==> flow/design.v <==
module lpc10_speech_synthetizer (
  input  wire              clk,         
  input  wire              reset,       
  input  wire              StartSpeak,
  input  wire              RomData,
  output wire [11:0]       RomAdr,
  output reg  signed [9:0] SampleData,
  output reg               Speaking
);
reg [5:0]  Cnt_8k;
reg [4:0]  CntSegment;
reg [7:0]  CntSample;
reg [11:0] RomAdrIn;
reg        Speak;
reg [3:0]  CodeEnergy;
reg        CodeRepeat;
reg [4:0]  CodePitch;
reg [17:0] CodeK1K4;    
reg [20:0] CodeK5K10;   
wire GetEnergy, GetRepeat, GetPitch, GetK1K4, GetK5K10, ReadRom;
wire Silence, LastFrame, NoK5K10;
function signed [9:0] TabChirp(input [5:0] i);
  case (i)
    0: TabChirp = 0;    1: TabChirp = 42;   2: TabChirp = -44;  3: TabChirp = 50;
    4: TabChirp = -78;  5: TabChirp = 18;   6: TabChirp = 37;   7: TabChirp = 20;
    8: TabChirp = 2;    9: TabChirp = -31;  10: TabChirp = -59; 11: TabChirp = 2;
    12: TabChirp = 95;  13: TabChirp = 90;  14: TabChirp = 5;   15: TabChirp = 15;
    16: TabChirp = 38;  17: TabChirp = -4;  18: TabChirp = -91; 19: TabChirp = -91;
    20: TabChirp = -42; 21: TabChirp = -35; 22: TabChirp = -36; 23: TabChirp = -4;
    24: TabChirp = 37;  25: TabChirp = 43;  26: TabChirp = 34;  27: TabChirp = 33;
    28: TabChirp = 15;  29: TabChirp = -1;  30: TabChirp = -8;  31: TabChirp = -18;
    32: TabChirp = -19; 33: TabChirp = -17; 34: TabChirp = -9;  35: TabChirp = -10;
    36: TabChirp = -6;  37: TabChirp = 0;   38: TabChirp = 3;   39: TabChirp = 2;
    40: TabChirp = 1;
    default: TabChirp = 0;
  endcase
endfunction
function signed [9:0] TabEnergy(input [3:0] i);
  case (i)
    0: TabEnergy = 0;   1: TabEnergy = 0;   2: TabEnergy = 1;   3: TabEnergy = 1;
    4: TabEnergy = 2;   5: TabEnergy = 3;   6: TabEnergy = 5;   7: TabEnergy = 7;
    8: TabEnergy = 10;  9: TabEnergy = 15;  10: TabEnergy = 21; 11: TabEnergy = 30;
    12: TabEnergy = 43; 13: TabEnergy = 61; 14: TabEnergy = 86; default: TabEnergy = 0;
  endcase
endfunction
function signed [9:0] TabPitch(input [4:0] i);
  case (i)
    0: TabPitch = 0;    1: TabPitch = 41;   2: TabPitch = 43;   3: TabPitch = 45;
    4: TabPitch = 47;   5: TabPitch = 49;   6: TabPitch = 51;   7: TabPitch = 53;
    8: TabPitch = 55;   9: TabPitch = 58;   10: TabPitch = 60;  11: TabPitch = 63;
    12: TabPitch = 66;  13: TabPitch = 70;  14: TabPitch = 73;  15: TabPitch = 76;
    16: TabPitch = 79;  17: TabPitch = 83;  18: TabPitch = 87;  19: TabPitch = 90;
    20: TabPitch = 94;  21: TabPitch = 99;  22: TabPitch = 103; 23: TabPitch = 107;
    24: TabPitch = 112; 25: TabPitch = 118; 26: TabPitch = 123; 27: TabPitch = 129;
    28: TabPitch = 134; 29: TabPitch = 141; 30: TabPitch = 147; default: TabPitch = 153;
  endcase
endfunction
function signed [9:0] TabK1(input [4:0] i);
  case (i)
    0: TabK1 = -501;  1: TabK1 = -497;  2: TabK1 = -493;  3: TabK1 = -488;
    4: TabK1 = -480;  5: TabK1 = -471;  6: TabK1 = -460;  7: TabK1 = -446;
    8: TabK1 = -427;  9: TabK1 = -405;  10: TabK1 = -378; 11: TabK1 = -344;
    12: TabK1 = -305; 13: TabK1 = -259; 14: TabK1 = -206; 15: TabK1 = -148;
    16: TabK1 = -86;  17: TabK1 = -21;  18: TabK1 = 45;   19: TabK1 = 110;
    20: TabK1 = 171;  21: TabK1 = 227;  22: TabK1 = 277;  23: TabK1 = 320;
    24: TabK1 = 357;  25: TabK1 = 388;  26: TabK1 = 413;  27: TabK1 = 434;
    28: TabK1 = 451;  29: TabK1 = 464;  30: TabK1 = 474;  default: TabK1 = 482;
  endcase
endfunction
function signed [9:0] TabK2(input [4:0] i);
  case (i)
    0: TabK2 = -349;  1: TabK2 = -328;  2: TabK2 = -305;  3: TabK2 = -280;
    4: TabK2 = -252;  5: TabK2 = -223;  6: TabK2 = -192;  7: TabK2 = -158;
    8: TabK2 = -124;  9: TabK2 = -88;   10: TabK2 = -51;  11: TabK2 = -14;
    12: TabK2 = 23;   13: TabK2 = 60;   14: TabK2 = 97;   15: TabK2 = 133;
    16: TabK2 = 167;  17: TabK2 = 199;  18: TabK2 = 230;  19: TabK2 = 259;
    20: TabK2 = 286;  21: TabK2 = 310;  22: TabK2 = 333;  23: TabK2 = 354;
    24: TabK2 = 372;  25: TabK2 = 389;  26: TabK2 = 404;  27: TabK2 = 417;
    28: TabK2 = 429;  29: TabK2 = 439;  30: TabK2 = 449;  default: TabK2 = 490;
  endcase
endfunction
function signed [9:0] TabK3(input [3:0] i);
  case (i)
    0: TabK3 = -397;  1: TabK3 = -365;  2: TabK3 = -327;  3: TabK3 = -282;
    4: TabK3 = -229;  5: TabK3 = -170;  6: TabK3 = -104;  7: TabK3 = -36;
    8: TabK3 = 35;    9: TabK3 = 104;   10: TabK3 = 169;  11: TabK3 = 228;
    12: TabK3 = 281;  13: TabK3 = 326;  14: TabK3 = 364;  default: TabK3 = 396;
  endcase
endfunction
function signed [9:0] TabK4(input [3:0] i);
  case (i)
    0: TabK4 = -373;  1: TabK4 = -334;  2: TabK4 = -293;  3: TabK4 = -245;
    4: TabK4 = -191;  5: TabK4 = -131;  6: TabK4 = -67;   7: TabK4 = -1;
    8: TabK4 = 64;    9: TabK4 = 128;   10: TabK4 = 188;  11: TabK4 = 243;
    12: TabK4 = 291;  13: TabK4 = 332;  14: TabK4 = 367;  default: TabK4 = 397;
  endcase
endfunction
function signed [9:0] TabK5(input [3:0] i);
  case (i)
    0: TabK5 = -319;  1: TabK5 = -286;  2: TabK5 = -250;  3: TabK5 = -211;
    4: TabK5 = -168;  5: TabK5 = -122;  6: TabK5 = -74;   7: TabK5 = -25;
    8: TabK5 = 24;    9: TabK5 = 73;    10: TabK5 = 121;  11: TabK5 = 167;
    12: TabK5 = 210;  13: TabK5 = 249;  14: TabK5 = 285;  default: TabK5 = 319;
  endcase
endfunction
function signed [9:0] TabK6(input [3:0] i);
  case (i)
    0: TabK6 = -290;  1: TabK6 = -252;  2: TabK6 = -209;  3: TabK6 = -163;
    4: TabK6 = -114;  5: TabK6 = -62;   6: TabK6 = -9;    7: TabK6 = 44;
    8: TabK6 = 97;    9: TabK6 = 147;   10: TabK6 = 194;  11: TabK6 = 239;
    12: TabK6 = 278;  13: TabK6 = 313;  14: TabK6 = 344;  default: TabK6 = 371;
  endcase
endfunction
function signed [9:0] TabK7(input [3:0] i);
  case (i)
    0: TabK7 = -291;  1: TabK7 = -256;  2: TabK7 = -216;  3: TabK7 = -174;
    4: TabK7 = -128;  5: TabK7 = -80;   6: TabK7 = -31;   7: TabK7 = 19;
    8: TabK7 = 69;    9: TabK7 = 117;   10: TabK7 = 163;  11: TabK7 = 206;
    12: TabK7 = 246;  13: TabK7 = 283;  14: TabK7 = 316;  default: TabK7 = 345;
  endcase
endfunction
function signed [9:0] TabK8(input [2:0] i);
  case (i)
    0: TabK8 = -219;  1: TabK8 = -133;  2: TabK8 = -38;   3: TabK8 = 59;
    4: TabK8 = 152;   5: TabK8 = 235;   6: TabK8 = 305;   default: TabK8 = 361;
  endcase
endfunction
function signed [9:0] TabK9(input [2:0] i);
  case (i)
    0: TabK9 = -225;  1: TabK9 = -157;  2: TabK9 = -82;   3: TabK9 = -3;
    4: TabK9 = 76;    5: TabK9 = 151;   6: TabK9 = 220;   default: TabK9 = 280;
  endcase
endfunction
function signed [9:0] TabK10(input [2:0] i);
  case (i)
    0: TabK10 = -179; 1: TabK10 = -122; 2: TabK10 = -61;  3: TabK10 = 1;
    4: TabK10 = 63;   5: TabK10 = 123;  6: TabK10 = 179;  default: TabK10 = 231;
  endcase
endfunction
reg signed [9:0] ET, PT, K1T, K2T, K3T, K4T, K5T, K6T, K7T, K8T, K9T, K10T;
reg signed [9:0] EC, PC, K1C, K2C, K3C, K4C, K5C, K6C, K7C, K8C, K9C, K10C;
reg signed [9:0] X1C, X2C, X3C, X4C, X5C, X6C, X7C, X8C, X9C, X10C;
reg signed [9:0] Valeur;
reg signed [9:0] KBus;
reg signed [9:0] XBus;
reg signed [9:0] YNext;
wire signed [18:0] Operation1;
wire signed [18:0] Operation2;
wire signed [18:0] Operation3;
wire signed [18:0] Operation4;
reg [12:0] GPA;
reg        NoiseOn;
reg [7:0]  PitchCnt;
wire signed [19:0] ValeurEC;
wire signed [9:0]  YStart;
assign RomAdr = RomAdrIn;
assign GetEnergy = (CntSample == 8'd0) && (Cnt_8k < 6'd4);
assign Silence   = (CodeEnergy == 4'b0000);
assign LastFrame = (CodeEnergy == 4'b1111);
assign NoK5K10   = (CodePitch  == 5'b00000);
assign GetRepeat = (CntSample == 8'd0) && (Cnt_8k == 6'd4) && !Silence && !LastFrame;
assign GetPitch  = (CntSample == 8'd0) && (Cnt_8k >= 6'd5) && (Cnt_8k < 6'd10) && !Silence && !LastFrame;
assign GetK1K4   = (CntSample == 8'd0) && (Cnt_8k >= 6'd11) && (Cnt_8k < 6'd29) && !Silence && !LastFrame && !CodeRepeat;
assign GetK5K10  = (CntSample == 8'd0) && (Cnt_8k >= 6'd30) && (Cnt_8k < 6'd51) && !Silence && !LastFrame && !CodeRepeat && !NoK5K10;
assign ReadRom = GetEnergy || GetRepeat || GetPitch || GetK1K4 || GetK5K10;
assign Operation1 = KBus * XBus;
assign Operation2 = YNext - (Operation1 / 19'sd512);
assign Operation3 = KBus * Operation2;
assign Operation4 = XBus + (Operation3 / 19'sd512);
assign ValeurEC = Valeur * EC;
assign YStart   = ValeurEC / 20'sd64;
always @* begin
  case (Cnt_8k)
    6'd2:  KBus = K10C;
    6'd3:  KBus = K9C;
    6'd4:  KBus = K8C;
    6'd5:  KBus = K7C;
    6'd6:  KBus = K6C;
    6'd7:  KBus = K5C;
    6'd8:  KBus = K4C;
    6'd9:  KBus = K3C;
    6'd10: KBus = K2C;
    6'd11: KBus = K1C;
    default: KBus = 10'sd0;
  endcase
  case (Cnt_8k)
    6'd2:  XBus = X10C;
    6'd3:  XBus = X9C;
    6'd4:  XBus = X8C;
    6'd5:  XBus = X7C;
    6'd6:  XBus = X6C;
    6'd7:  XBus = X5C;
    6'd8:  XBus = X4C;
    6'd9:  XBus = X3C;
    6'd10: XBus = X2C;
    6'd11: XBus = X1C;
    default: XBus = 10'sd0;
  endcase
end
always @(posedge clk) begin
  if (reset) begin
    Cnt_8k     <= 6'd0;
    CntSegment <= 5'd0;
    CntSample  <= 8'd0;
    RomAdrIn   <= 12'd1;
    Speak      <= 1'b0;
    Speaking   <= 1'b0;
    CodeEnergy <= 4'd0;
    CodeRepeat <= 1'b0;
    CodePitch  <= 5'd0;
    CodeK1K4   <= 18'd0;
    CodeK5K10  <= 21'd0;
    ET <= 0; PT <= 0; K1T <= 0; K2T <= 0; K3T <= 0; K4T <= 0;
    K5T <= 0; K6T <= 0; K7T <= 0; K8T <= 0; K9T <= 0; K10T <= 0;
    EC <= 0; PC <= 0; K1C <= 0; K2C <= 0; K3C <= 0; K4C <= 0;
    K5C <= 0; K6C <= 0; K7C <= 0; K8C <= 0; K9C <= 0; K10C <= 0;
    X1C <= 0; X2C <= 0; X3C <= 0; X4C <= 0; X5C <= 0;
    X6C <= 0; X7C <= 0; X8C <= 0; X9C <= 0; X10C <= 0;
    Valeur     <= 0;
    YNext      <= 0;
    SampleData <= 0;
    GPA        <= 13'b0000001101001;
    NoiseOn    <= 1'b1;
    PitchCnt   <= 8'd0;
  end else begin
    if (Speak && StartSpeak) begin
      Cnt_8k <= Cnt_8k + 6'd1;
      if (Cnt_8k == 6'b111111) begin
        if (CntSegment == 5'b10111)
          CntSegment <= 5'd0;
        else
          CntSegment <= CntSegment + 5'd1;
        if (CntSample == 8'b11000111)
          CntSample <= 8'd0;
        else
          CntSample <= CntSample + 8'd1;
      end
      if (GetEnergy) CodeEnergy <= {CodeEnergy[2:0], RomData};
      if (GetRepeat) CodeRepeat <= RomData;
      if (GetPitch)  CodePitch  <= {CodePitch[3:0], RomData};
      if (GetK1K4)   CodeK1K4   <= {CodeK1K4[16:0], RomData};
      if (GetK5K10)  CodeK5K10  <= {CodeK5K10[19:0], RomData};
      if (ReadRom) RomAdrIn <= RomAdrIn + 12'd1;
      if ((CntSample == 8'b11000111) && (Cnt_8k == 6'b111111) && LastFrame) begin
        Speak    <= 1'b0;
        Speaking <= 1'b0;
      end else begin
        Speaking <= 1'b1;
      end
    end else begin
      Cnt_8k     <= 6'd0;
      CntSegment <= 5'd0;
      CntSample  <= 8'd0;
      RomAdrIn   <= 12'd1;
      NoiseOn    <= 1'b1;
      if (!StartSpeak) Speak <= 1'b1;
    end
    if (Cnt_8k == 6'b111110) begin
      ET <= TabEnergy(CodeEnergy);
      if (Silence || LastFrame)
        PT <= 0;
      else
        PT <= TabPitch(CodePitch);
      if (Silence || LastFrame) begin
        K1T <= 0; K2T <= 0; K3T <= 0; K4T <= 0;
      end else begin
        K1T <= TabK1(CodeK1K4[17:13]);
        K2T <= TabK2(CodeK1K4[12:8]);
        K3T <= TabK3(CodeK1K4[7:4]);
        K4T <= TabK4(CodeK1K4[3:0]);
      end
      if (Silence || LastFrame || NoK5K10) begin
        K5T <= 0; K6T <= 0; K7T <= 0; K8T <= 0; K9T <= 0; K10T <= 0;
      end else begin
        K5T  <= TabK5(CodeK5K10[20:17]);
        K6T  <= TabK6(CodeK5K10[16:13]);
        K7T  <= TabK7(CodeK5K10[12:9]);
        K8T  <= TabK8(CodeK5K10[8:6]);
        K9T  <= TabK9(CodeK5K10[5:3]);
        K10T <= TabK10(CodeK5K10[2:0]);
      end
    end
    if ((CntSegment == 5'd0) && (Cnt_8k == 6'b111111)) begin
      EC   <= ET;
      PC   <= PT;
      K1C  <= K1T;
      K2C  <= K2T;
      K3C  <= K3T;
      K4C  <= K4T;
      K5C  <= K5T;
      K6C  <= K6T;
      K7C  <= K7T;
      K8C  <= K8T;
      K9C  <= K9T;
      K10C <= K10T;
      NoiseOn <= (PC == 0);
    end
    if (Cnt_8k == 6'd0) begin
      if (EC == 0)
        Valeur <= 0;
      else if (NoiseOn) begin
        if (GPA[0])
          Valeur <= -10'sd64;
        else
          Valeur <= 10'sd64;
      end else begin
        if (PitchCnt > 8'd50)
          Valeur <= 0;    
        else
          Valeur <= TabChirp(PitchCnt[5:0]);
      end
      if (PC == 0)
        PitchCnt <= 8'd0;
      else if ($signed({1'b0, PitchCnt}) < PC)
        PitchCnt <= PitchCnt + 8'd1;
      else
        PitchCnt <= 8'd0;
    end
    if (Cnt_8k < 6'b010100)
      GPA <= {GPA[12] ^ GPA[10] ^ GPA[9] ^ GPA[0], GPA[12:1]};
    case (Cnt_8k)
      6'd1: YNext <= YStart;
      6'd2, 6'd3, 6'd4, 6'd5, 6'd6, 6'd7, 6'd8, 6'd9, 6'd10, 6'd11:
        YNext <= Operation2[9:0];
      default: ;
    endcase
    case (Cnt_8k)
      6'd3:  X10C <= Operation4[9:0];
      6'd4:  X9C  <= Operation4[9:0];
      6'd5:  X8C  <= Operation4[9:0];
      6'd6:  X7C  <= Operation4[9:0];
      6'd7:  X6C  <= Operation4[9:0];
      6'd8:  X5C  <= Operation4[9:0];
      6'd9:  X4C  <= Operation4[9:0];
      6'd10: X3C  <= Operation4[9:0];
      6'd11: X2C  <= Operation4[9:0];
      6'd12: X1C  <= Operation2[9:0];
      default: ;
    endcase
    if (Cnt_8k == 6'b001111)
      SampleData <= X1C;
  end
end
endmodule
==> Step by step through the tools: lpc10_speech_synthetizer <==
The steps from the RTL of lpc10_speech_synthetizer to its reports follow in flow order.
Lines are those of the file above, counted from 1.
{ "setup": {"top_module": "lpc10_speech_synthetizer", "clk_port": "clk", "cell_library": "sky130hd", "corner": "tt_025C_1v80"} }

==> Word-level counts <==
Yosys after proc, flatten, opt, wreduce and memory -nomap, before mapping. Print and check cells are not counted. Equal cells are merged and count once.
Memory sizes are those after Yosys's memory passes, which may raise the word count (mostly to a power of two), join words into wider ones and drop unused or constant bits.
{ "word_totals": {"regBits": 474, "latchBits": 0, "mem_bits_rw": 0, "rom_bits": 2448, "clocked_rd_ports_x_width": 95, "memories": 10, "input_bits": 4, "output_inout_bits": 23} }
{ "memory_table": {"columns": ["memory", "words", "width", "rd", "wr", "line_no", "text"], "rows": [
  ["(name not given)", 64, 10, 1, 0, 23, "case (i)"],
  ["(name not given)", 32, 10, 1, 0, 59, "case (i)"],
  ["(name not given)", 32, 10, 1, 0, 71, "case (i)"],
  ["(name not given)", 32, 8, 1, 0, 47, "case (i)"],
  ["(name not given)", 16, 10, 1, 0, 83, "case (i)"],
  ["(name not given)", 16, 10, 1, 0, 91, "case (i)"]
]} }
Further memories, not shown: 4.
{ "classes": {"n_addsub": 10, "multipliers": 3, "div_mod_pow": 0, "n_cmp": 10, "n_eq": 39, "shifts": 0, "n_mux": 49, "bitwise": 7, "n_reduce_logical": 55} }
{ "ops": {"columns": ["cell", "count"], "rows": [
  ["10-bit case mux with 7-bit select", 3],
  ["10-bit by 10-bit multiplier with 20-bit output", 1],
  ["10-bit case mux with 10-bit select", 2],
  ["10-bit by 10-bit multiplier with 19-bit output", 1],
  ["10-bit by 19-bit multiplier with 19-bit output", 1],
  ["10-bit 2-to-1 mux", 15],
  ["4-bit 2-to-1 mux", 10],
  ["6-bit by 4-bit equality test with 1-bit output with constant B", 6],
  ["5-bit 2-to-1 mux", 7],
  ["3-bit equality test with constant B", 9],
  ["6-bit by 3-bit equality test with 1-bit output with constant B", 4],
  ["8-bit 2-to-1 mux", 3],
  ["1-bit logical AND", 23],
  ["10-bit by 1-bit adder with 10-bit output", 2],
  ["10-bit logical NOT", 2],
  ["10-bit case mux with 2-bit select", 1],
  ["10-bit by 19-bit subtractor with 19-bit output", 1],
  ["19-bit by 1-bit adder with 19-bit output", 1],
  ["3-bit by 2-bit equality test with 1-bit output with constant B", 6],
  ["9-bit OR reduction", 2],
  ["8-bit by 1-bit adder with 8-bit output with constant B", 2],
  ["12-bit by 1-bit adder with 12-bit output with constant B", 1],
  ["2-bit AND reduction", 6],
  ["6-bit by 2-bit equality test with 1-bit output with constant B", 2],
  ["6-bit by 5-bit < comparator with 1-bit output with constant B", 2],
  ["6-bit equality test with constant B", 2],
  ["6-bit 2-to-1 mux", 2],
  ["10-bit adder", 1]
]} }
Other operator kinds: 31; their cells: 55.

==> Longest topological paths <==
Depth = most cells in a row (Yosys ltp): at word level without a register or memory, in the mapped netlist without a sequential cell, where the memories' decode and read muxes count.
{ "depth": {"ltp_word": 12, "abc_area": 0, "mapped_depth": 74, "depth_no_buf": 71} }

==> Netlist <==
The flow's flattened synthesis, as Yosys stat reports it; memories are mapped. The netlist is that of the ABC_AREA named above (0 if unset); the other value can give another one.
{ "by_type": {"columns": ["cell_type", "count", "area_total_um2"], "rows": [
  ["sky130_fd_sc_hd__dfxtp_1", 544, 1.09E+04],
  ["sky130_fd_sc_hd__fa_1", 235, 4.7E+03],
  ["sky130_fd_sc_hd__ha_1", 254, 3.18E+03],
  ["sky130_fd_sc_hd__nand2_1", 574, 2.15E+03],
  ["sky130_fd_sc_hd__nor2_1", 556, 2.09E+03],
  ["sky130_fd_sc_hd__a21oi_1", 363, 1.82E+03],
  ["sky130_fd_sc_hd__inv_1", 423, 1.59E+03],
  ["sky130_fd_sc_hd__a22oi_1", 120, 900.864],
  ["sky130_fd_sc_hd__clkbuf_1", 206, 773.242],
  ["sky130_fd_sc_hd__xnor2_1", 69, 604.33],
  ["sky130_fd_sc_hd__mux2i_1", 55, 550.528],
  ["sky130_fd_sc_hd__o21ai_0", 99, 495.475],
  ["sky130_fd_sc_hd__xor2_1", 47, 411.645],
  ["sky130_fd_sc_hd__nand3_1", 79, 395.379],
  ["sky130_fd_sc_hd__a211oi_1", 48, 360.346],
  ["sky130_fd_sc_hd__or2_2", 48, 300.288],
  ["sky130_fd_sc_hd__and2_1", 44, 275.264],
  ["sky130_fd_sc_hd__nor3_1", 54, 270.259]
]} }
Other cell types: 75; their cells: 495.
{ "mapped": {"cells": 4313, "yosys_area_um2": 35567.9, "ffs": 544, "n_buf": 250} }

==> Path before layout <==
Source: OpenSTA report_checks on the synthesized netlist (no wires, ideal clock, input and output delay 20% of the period each), path of least setup slack; recovery checks are left aside. Register names are those of the netlist, which keeps one name where synthesis merged equal registers.
{ "synth_path": {"kind": "register to register", "start": "register Cnt_8k[1]", "end": "register X10C[8]", "period_ns": 25.0, "setup_ns": 0.128, "launch_ns": 0.000, "arrival_ns": 16.133, "slack_ns": 8.740, "delay_ns": 16.261, "path_stages": 68, "n_path_buf": 5, "period_less_setup_slack_ns": 16.26} }
"delay_ns" is the arrival time less input delay plus setup time.
"path_stages": output pins that drive a net of the path, with the launching flip-flop's if there is one; two outputs of one cell count as two.
"period_less_setup_slack_ns" = period - worst setup slack (recovery checks aside). The figure is calculated, with input and output delays left at 20% of the set period.
Between the ends stands the longest chain of elaborated cells between them, by number of cells; it is not shown to be the way that was timed. Of several equally long chains one is given.
Each line given opens the expression or statement behind the cell; cells for indexed reads and writes are added by Yosys, which also makes memories of some case tables.
At most two assigning lines are given for a register; there are more.
{ "synth_between": {"cell_sequence": "sky130_fd_sc_hd__dfxtp_1 -> sky130_fd_sc_hd__inv_1 -> sky130_fd_sc_hd__ha_1 -> sky130_fd_sc_hd__buf_2 -> sky130_fd_sc_hd__or3b_1 -> sky130_fd_sc_hd__nor2_1 -> sky130_fd_sc_hd__buf_2 -> sky130_fd_sc_hd__buf_1 -> sky130_fd_sc_hd__a22oi_1 -> sky130_fd_sc_hd__and3_1 -> sky130_fd_sc_hd__clkbuf_1 -> sky130_fd_sc_hd__or2_2 -> sky130_fd_sc_hd__fa_1 -> sky130_fd_sc_hd__inv_1 -> sky130_fd_sc_hd__fa_1 -> sky130_fd_sc_hd__fa_1 -> sky130_fd_sc_hd__fa_1 -> sky130_fd_sc_hd__inv_1 -> [32 not listed] -> sky130_fd_sc_hd__nor3_1 -> sky130_fd_sc_hd__o31ai_1 -> sky130_fd_sc_hd__a21oi_1 -> sky130_fd_sc_hd__xnor2_2 -> sky130_fd_sc_hd__xnor2_1 -> sky130_fd_sc_hd__nor2_1 -> sky130_fd_sc_hd__fa_1 -> sky130_fd_sc_hd__fa_1 -> sky130_fd_sc_hd__a21o_1 -> sky130_fd_sc_hd__a21oi_1 -> sky130_fd_sc_hd__o21bai_1 -> sky130_fd_sc_hd__a21oi_1 -> sky130_fd_sc_hd__o21bai_1 -> sky130_fd_sc_hd__a21oi_1 -> sky130_fd_sc_hd__xor2_1 -> sky130_fd_sc_hd__nor2_1 -> sky130_fd_sc_hd__a21oi_1 -> sky130_fd_sc_hd__nor2_1", "elab_chain_cells": 12} }
{ "synth_lines": {"columns": ["element", "line_no", "text"], "rows": [
  ["start: declaration", 10, "reg [5:0]  Cnt_8k;"],
  ["start: assignment", 202, "Cnt_8k     <= 6'd0;"],
  ["start: assignment", 227, "Cnt_8k <= Cnt_8k + 6'd1;"],
  ["6-bit by 4-bit equality test with 1-bit output", 173, "case (Cnt_8k)"],
  ["10-bit case mux with 10-bit select", 173, null],
  ["10-bit by 10-bit multiplier with 19-bit output", 166, "assign Operation1 = KBus * XBus;"],
  ["9-bit OR reduction", null, null],
  ["1-bit AND", null, null],
  ["19-bit by 1-bit adder with 19-bit output", null, null],
  ["10-bit by 19-bit subtractor with 19-bit output", 167, "assign Operation2 = YNext - (Operation1 / 19'sd512);"],
  ["10-bit by 19-bit multiplier with 19-bit output", 168, "assign Operation3 = KBus * Operation2;"],
  ["9-bit OR reduction", null, null],
  ["1-bit AND", null, null],
  ["10-bit by 1-bit adder with 10-bit output", null, null],
  ["10-bit adder", 169, "assign Operation4 = XBus + (Operation3 / 19'sd512);"],
  ["end: assignment", 218, "X6C <= 0; X7C <= 0; X8C <= 0; X9C <= 0; X10C <= 0;"],
  ["end: assignment", 328, "6'd3:  X10C <= Operation4[9:0];"],
  ["end: declaration", 142, "reg signed [9:0] X1C, X2C, X3C, X4C, X5C, X6C, X7C, X8C, X9C, X10C;"]
]} }

==> Path in the finished layout <==
Path of least setup slack in the final report of run 2 (OpenROAD, finished layout, wires in). Where an end is a register, its clock arrival counts in the times.
{ "layout_path": {"kind": "register to register", "start": "register Cnt_8k[0]", "end": "register X3C[8]", "period_ns": 25.0, "setup_ns": 0.14, "launch_ns": 0.64, "arrival_ns": 18.74, "slack_ns": 6.75, "path_stages": 62, "n_path_buf": 0} }
Between the ends stands the longest chain of elaborated cells between them, by number of cells; it is not shown to be the way that was timed. Of several equally long chains one is given.
At most two assigning lines are given for a register; there are more.
{ "layout_between": {"cell_sequence": "sky130_fd_sc_hd__dfxtp_1 -> sky130_fd_sc_hd__ha_1 -> sky130_fd_sc_hd__or3b_1 -> sky130_fd_sc_hd__nor2_2 -> sky130_fd_sc_hd__a221oi_1 -> sky130_fd_sc_hd__and3_1 -> sky130_fd_sc_hd__inv_1 -> sky130_fd_sc_hd__nand2_1 -> sky130_fd_sc_hd__fa_1 -> sky130_fd_sc_hd__inv_1 -> sky130_fd_sc_hd__fa_1 -> sky130_fd_sc_hd__fa_1 -> sky130_fd_sc_hd__fa_1 -> sky130_fd_sc_hd__inv_1 -> sky130_fd_sc_hd__fa_1 -> sky130_fd_sc_hd__inv_1 -> sky130_fd_sc_hd__ha_1 -> sky130_fd_sc_hd__a21oi_1 -> [26 not listed] -> sky130_fd_sc_hd__nor3_1 -> sky130_fd_sc_hd__o31ai_1 -> sky130_fd_sc_hd__a21oi_1 -> sky130_fd_sc_hd__xnor2_2 -> sky130_fd_sc_hd__xnor2_1 -> sky130_fd_sc_hd__nor2_1 -> sky130_fd_sc_hd__fa_1 -> sky130_fd_sc_hd__fa_1 -> sky130_fd_sc_hd__a21o_1 -> sky130_fd_sc_hd__a21oi_1 -> sky130_fd_sc_hd__o21bai_1 -> sky130_fd_sc_hd__a21oi_1 -> sky130_fd_sc_hd__o21bai_1 -> sky130_fd_sc_hd__a21oi_1 -> sky130_fd_sc_hd__xor2_1 -> sky130_fd_sc_hd__nor2_1 -> sky130_fd_sc_hd__a21oi_1 -> sky130_fd_sc_hd__nor2_1", "elab_chain_cells": 12} }
{ "layout_lines": {"columns": ["element", "line_no", "text"], "rows": [
  ["start: declaration", 10, "reg [5:0]  Cnt_8k;"],
  ["start: assignment", 202, "Cnt_8k     <= 6'd0;"],
  ["start: assignment", 227, "Cnt_8k <= Cnt_8k + 6'd1;"],
  ["6-bit by 4-bit equality test with 1-bit output", 173, "case (Cnt_8k)"],
  ["10-bit case mux with 10-bit select", 173, null],
  ["10-bit by 10-bit multiplier with 19-bit output", 166, "assign Operation1 = KBus * XBus;"],
  ["9-bit OR reduction", null, null],
  ["1-bit AND", null, null],
  ["19-bit by 1-bit adder with 19-bit output", null, null],
  ["10-bit by 19-bit subtractor with 19-bit output", 167, "assign Operation2 = YNext - (Operation1 / 19'sd512);"],
  ["10-bit by 19-bit multiplier with 19-bit output", 168, "assign Operation3 = KBus * Operation2;"],
  ["9-bit OR reduction", null, null],
  ["1-bit AND", null, null],
  ["10-bit by 1-bit adder with 10-bit output", null, null],
  ["10-bit adder", 169, "assign Operation4 = XBus + (Operation3 / 19'sd512);"],
  ["end: assignment", 217, "X1C <= 0; X2C <= 0; X3C <= 0; X4C <= 0; X5C <= 0;"],
  ["end: assignment", 335, "6'd10: X3C  <= Operation4[9:0];"],
  ["end: declaration", 142, "reg signed [9:0] X1C, X2C, X3C, X4C, X5C, X6C, X7C, X8C, X9C, X10C;"]
]} }

Data sheet: physical implementation of lpc10_speech_synthetizer

Measured results for lpc10_speech_synthetizer: 4 stored runs of the Yosys and OpenROAD flow on sky130hd. The settings differ; the order carries no meaning. The constraints put input and output delay at 20% of the set period each and load the outputs with 0.01 pF.
"period_reached_ns": clock period set for the run, less the worst setup slack. It is reckoned from that one timing run; input and output delays stay at 20% of the period that was set.
By "worst_path_ns" is meant the share of the clock period that the worst setup path is allowed (20% is reserved at inputs, 20% at outputs), minus its slack. Clock arrival times at its registers enter into it.
"fin_power_w" rests on the timing tool's default activity at the inputs, not on a simulated workload.

Run 1
==> flow/run.sh <==
#!/bin/bash
# the make line also repeats the synthesis and layout settings of config.mk as NAME=value (left out here)
make -C /OpenROAD-flow-scripts/flow DESIGN_CONFIG=/design/flow/config.mk WORK_HOME=/design/flow/orfs CLKGATE_MAP_FILE= finish
==> flow/config.mk <==
export PLATFORM = sky130hd
export DESIGN_NAME = lpc10_speech_synthetizer
export DESIGN_NICKNAME = lpc10_speech_synthetizer
export VERILOG_FILES = /design/flow/design.v
export SDC_FILE = /design/flow/constraint.sdc
export NUM_CORES = 4
export LEC_CHECK = 0
export CAP_MARGIN = 20
export CELL_PAD_IN_SITES_DETAIL_PLACEMENT = 0
export CELL_PAD_IN_SITES_GLOBAL_PLACEMENT = 2
export CORE_MARGIN = 2
export CORE_UTILIZATION = 55
export CTS_CLUSTER_DIAMETER = 212
export CTS_CLUSTER_SIZE = 83
export GPL_TIMING_DRIVEN = 0
export MIN_ROUTING_LAYER = met2
export PLACE_DENSITY_LB_ADDON = 0.29
export SETUP_SLACK_MARGIN = 1.1
export SLEW_MARGIN = 20
==> flow/constraint.sdc <==
create_clock -name core_clock -period 33.4 [get_ports {clk}]
set_input_delay 6.6800 -clock core_clock [delete_from_list [all_inputs] [get_ports {clk}]]
set_output_delay 6.6800 -clock core_clock [all_outputs]
set_load 0.01 [all_outputs]

==> results of run 1, as JSON <==
{
  "outcome": "unfinished; error FLW-0024 in placement"
}

Run 2
==> flow/run.sh <==
#!/bin/bash
# the make line also repeats the synthesis and layout settings of config.mk as NAME=value (left out here)
make -C /OpenROAD-flow-scripts/flow DESIGN_CONFIG=/design/flow/config.mk WORK_HOME=/design/flow/orfs CLKGATE_MAP_FILE= finish
==> flow/config.mk <==
export PLATFORM = sky130hd
export DESIGN_NAME = lpc10_speech_synthetizer
export DESIGN_NICKNAME = lpc10_speech_synthetizer
export VERILOG_FILES = /design/flow/design.v
export SDC_FILE = /design/flow/constraint.sdc
export NUM_CORES = 4
export LEC_CHECK = 0
export CAP_MARGIN = 20
export CORE_MARGIN = 2
export CORE_UTILIZATION = 40
export SLEW_MARGIN = 20
==> flow/constraint.sdc <==
create_clock -name core_clock -period 25.0 [get_ports {clk}]
set_input_delay 5.0000 -clock core_clock [delete_from_list [all_inputs] [get_ports {clk}]]
set_output_delay 5.0000 -clock core_clock [all_outputs]
set_load 0.01 [all_outputs]

==> results of run 2, as JSON <==
{
  "fin_power_w": 0.001923,
  "final_setup_tns_ns": 0.000,
  "period_reached_ns": 18.247,
  "timing.setup.ws_ns": 6.753,
  "hold_ws_ns": 0.434,
  "total_die_area_um2": 91321.8,
  "worst_path_ns": 18.25,
  "critical_path_kind": "register to register",
  "post_route_stdcell_area_um2": 39008.7,
  "synthArea_um2": 35567.9,
  "finish.utilization_pct": 44.2
}

Run 3
==> flow/run.sh <==
#!/bin/bash
# the make line also repeats the synthesis and layout settings of config.mk as NAME=value (left out here)
make -C /OpenROAD-flow-scripts/flow DESIGN_CONFIG=/design/flow/config.mk WORK_HOME=/design/flow/orfs CLKGATE_MAP_FILE= finish
==> flow/config.mk <==
export PLATFORM = sky130hd
export DESIGN_NAME = lpc10_speech_synthetizer
export DESIGN_NICKNAME = lpc10_speech_synthetizer
export VERILOG_FILES = /design/flow/design.v
export SDC_FILE = /design/flow/constraint.sdc
export NUM_CORES = 4
export LEC_CHECK = 0
export ABC_AREA = 1
export CAP_MARGIN = 20
export CELL_PAD_IN_SITES_GLOBAL_PLACEMENT = 2
export CORE_MARGIN = 5
export CORE_UTILIZATION = 49
export GPL_TIMING_DRIVEN = 0
export MIN_ROUTING_LAYER = met2
export PLACE_DENSITY_LB_ADDON = 0.0
export SETUP_SLACK_MARGIN = 5.0
export SLEW_MARGIN = 0
==> flow/constraint.sdc <==
create_clock -name core_clock -period 25.0 [get_ports {clk}]
set_input_delay 5.0000 -clock core_clock [delete_from_list [all_inputs] [get_ports {clk}]]
set_output_delay 5.0000 -clock core_clock [all_outputs]
set_load 0.01 [all_outputs]

==> results of run 3, as JSON <==
{
  "hold_ws_ns": 0.440,
  "final_setup_tns_ns": 0.000,
  "finish.utilization_pct": 54.0,
  "fin_power_w": 0.001854,
  "post_route_stdcell_area_um2": 39990.9,
  "period_reached_ns": 18.986,
  "timing.setup.ws_ns": 6.014,
  "total_die_area_um2": 79967.4,
  "worst_path_ns": 18.99,
  "critical_path_kind": "register to register",
  "synthArea_um2": 36461.2
}

Run 4
==> flow/run.sh <==
#!/bin/bash
# the make line also repeats the synthesis and layout settings of config.mk as NAME=value (left out here)
make -C /OpenROAD-flow-scripts/flow DESIGN_CONFIG=/design/flow/config.mk WORK_HOME=/design/flow/orfs CLKGATE_MAP_FILE= finish
==> flow/config.mk <==
export PLATFORM = sky130hd
export DESIGN_NAME = lpc10_speech_synthetizer
export DESIGN_NICKNAME = lpc10_speech_synthetizer
export VERILOG_FILES = /design/flow/design.v
export SDC_FILE = /design/flow/constraint.sdc
export NUM_CORES = 4
export LEC_CHECK = 0
export CAP_MARGIN = 20
export CORE_MARGIN = 8
export CORE_UTILIZATION = 50
export CTS_CLUSTER_SIZE = 58
export GPL_ROUTABILITY_DRIVEN = 0
export MAX_ROUTING_LAYER = met5
export PLACE_DENSITY_LB_ADDON = 0.16
export SETUP_SLACK_MARGIN = -1.79
export SLEW_MARGIN = 25
==> flow/constraint.sdc <==
create_clock -name core_clock -period 23.6 [get_ports {clk}]
set_input_delay 4.7200 -clock core_clock [delete_from_list [all_inputs] [get_ports {clk}]]
set_output_delay 4.7200 -clock core_clock [all_outputs]
set_load 0.01 [all_outputs]

==> results of run 4, as JSON <==
{
  "worst_path_ns": 18.24,
  "critical_path_kind": "register to register",
  "timing.setup.ws_ns": 5.364,
  "total_die_area_um2": 79924.9,
  "period_reached_ns": 18.236,
  "fin_power_w": 0.001928,
  "final_setup_tns_ns": 0.000,
  "finish.utilization_pct": 54.9,
  "hold_ws_ns": 0.449,
  "post_route_stdcell_area_um2": 38548.2,
  "synthArea_um2": 35567.9
}
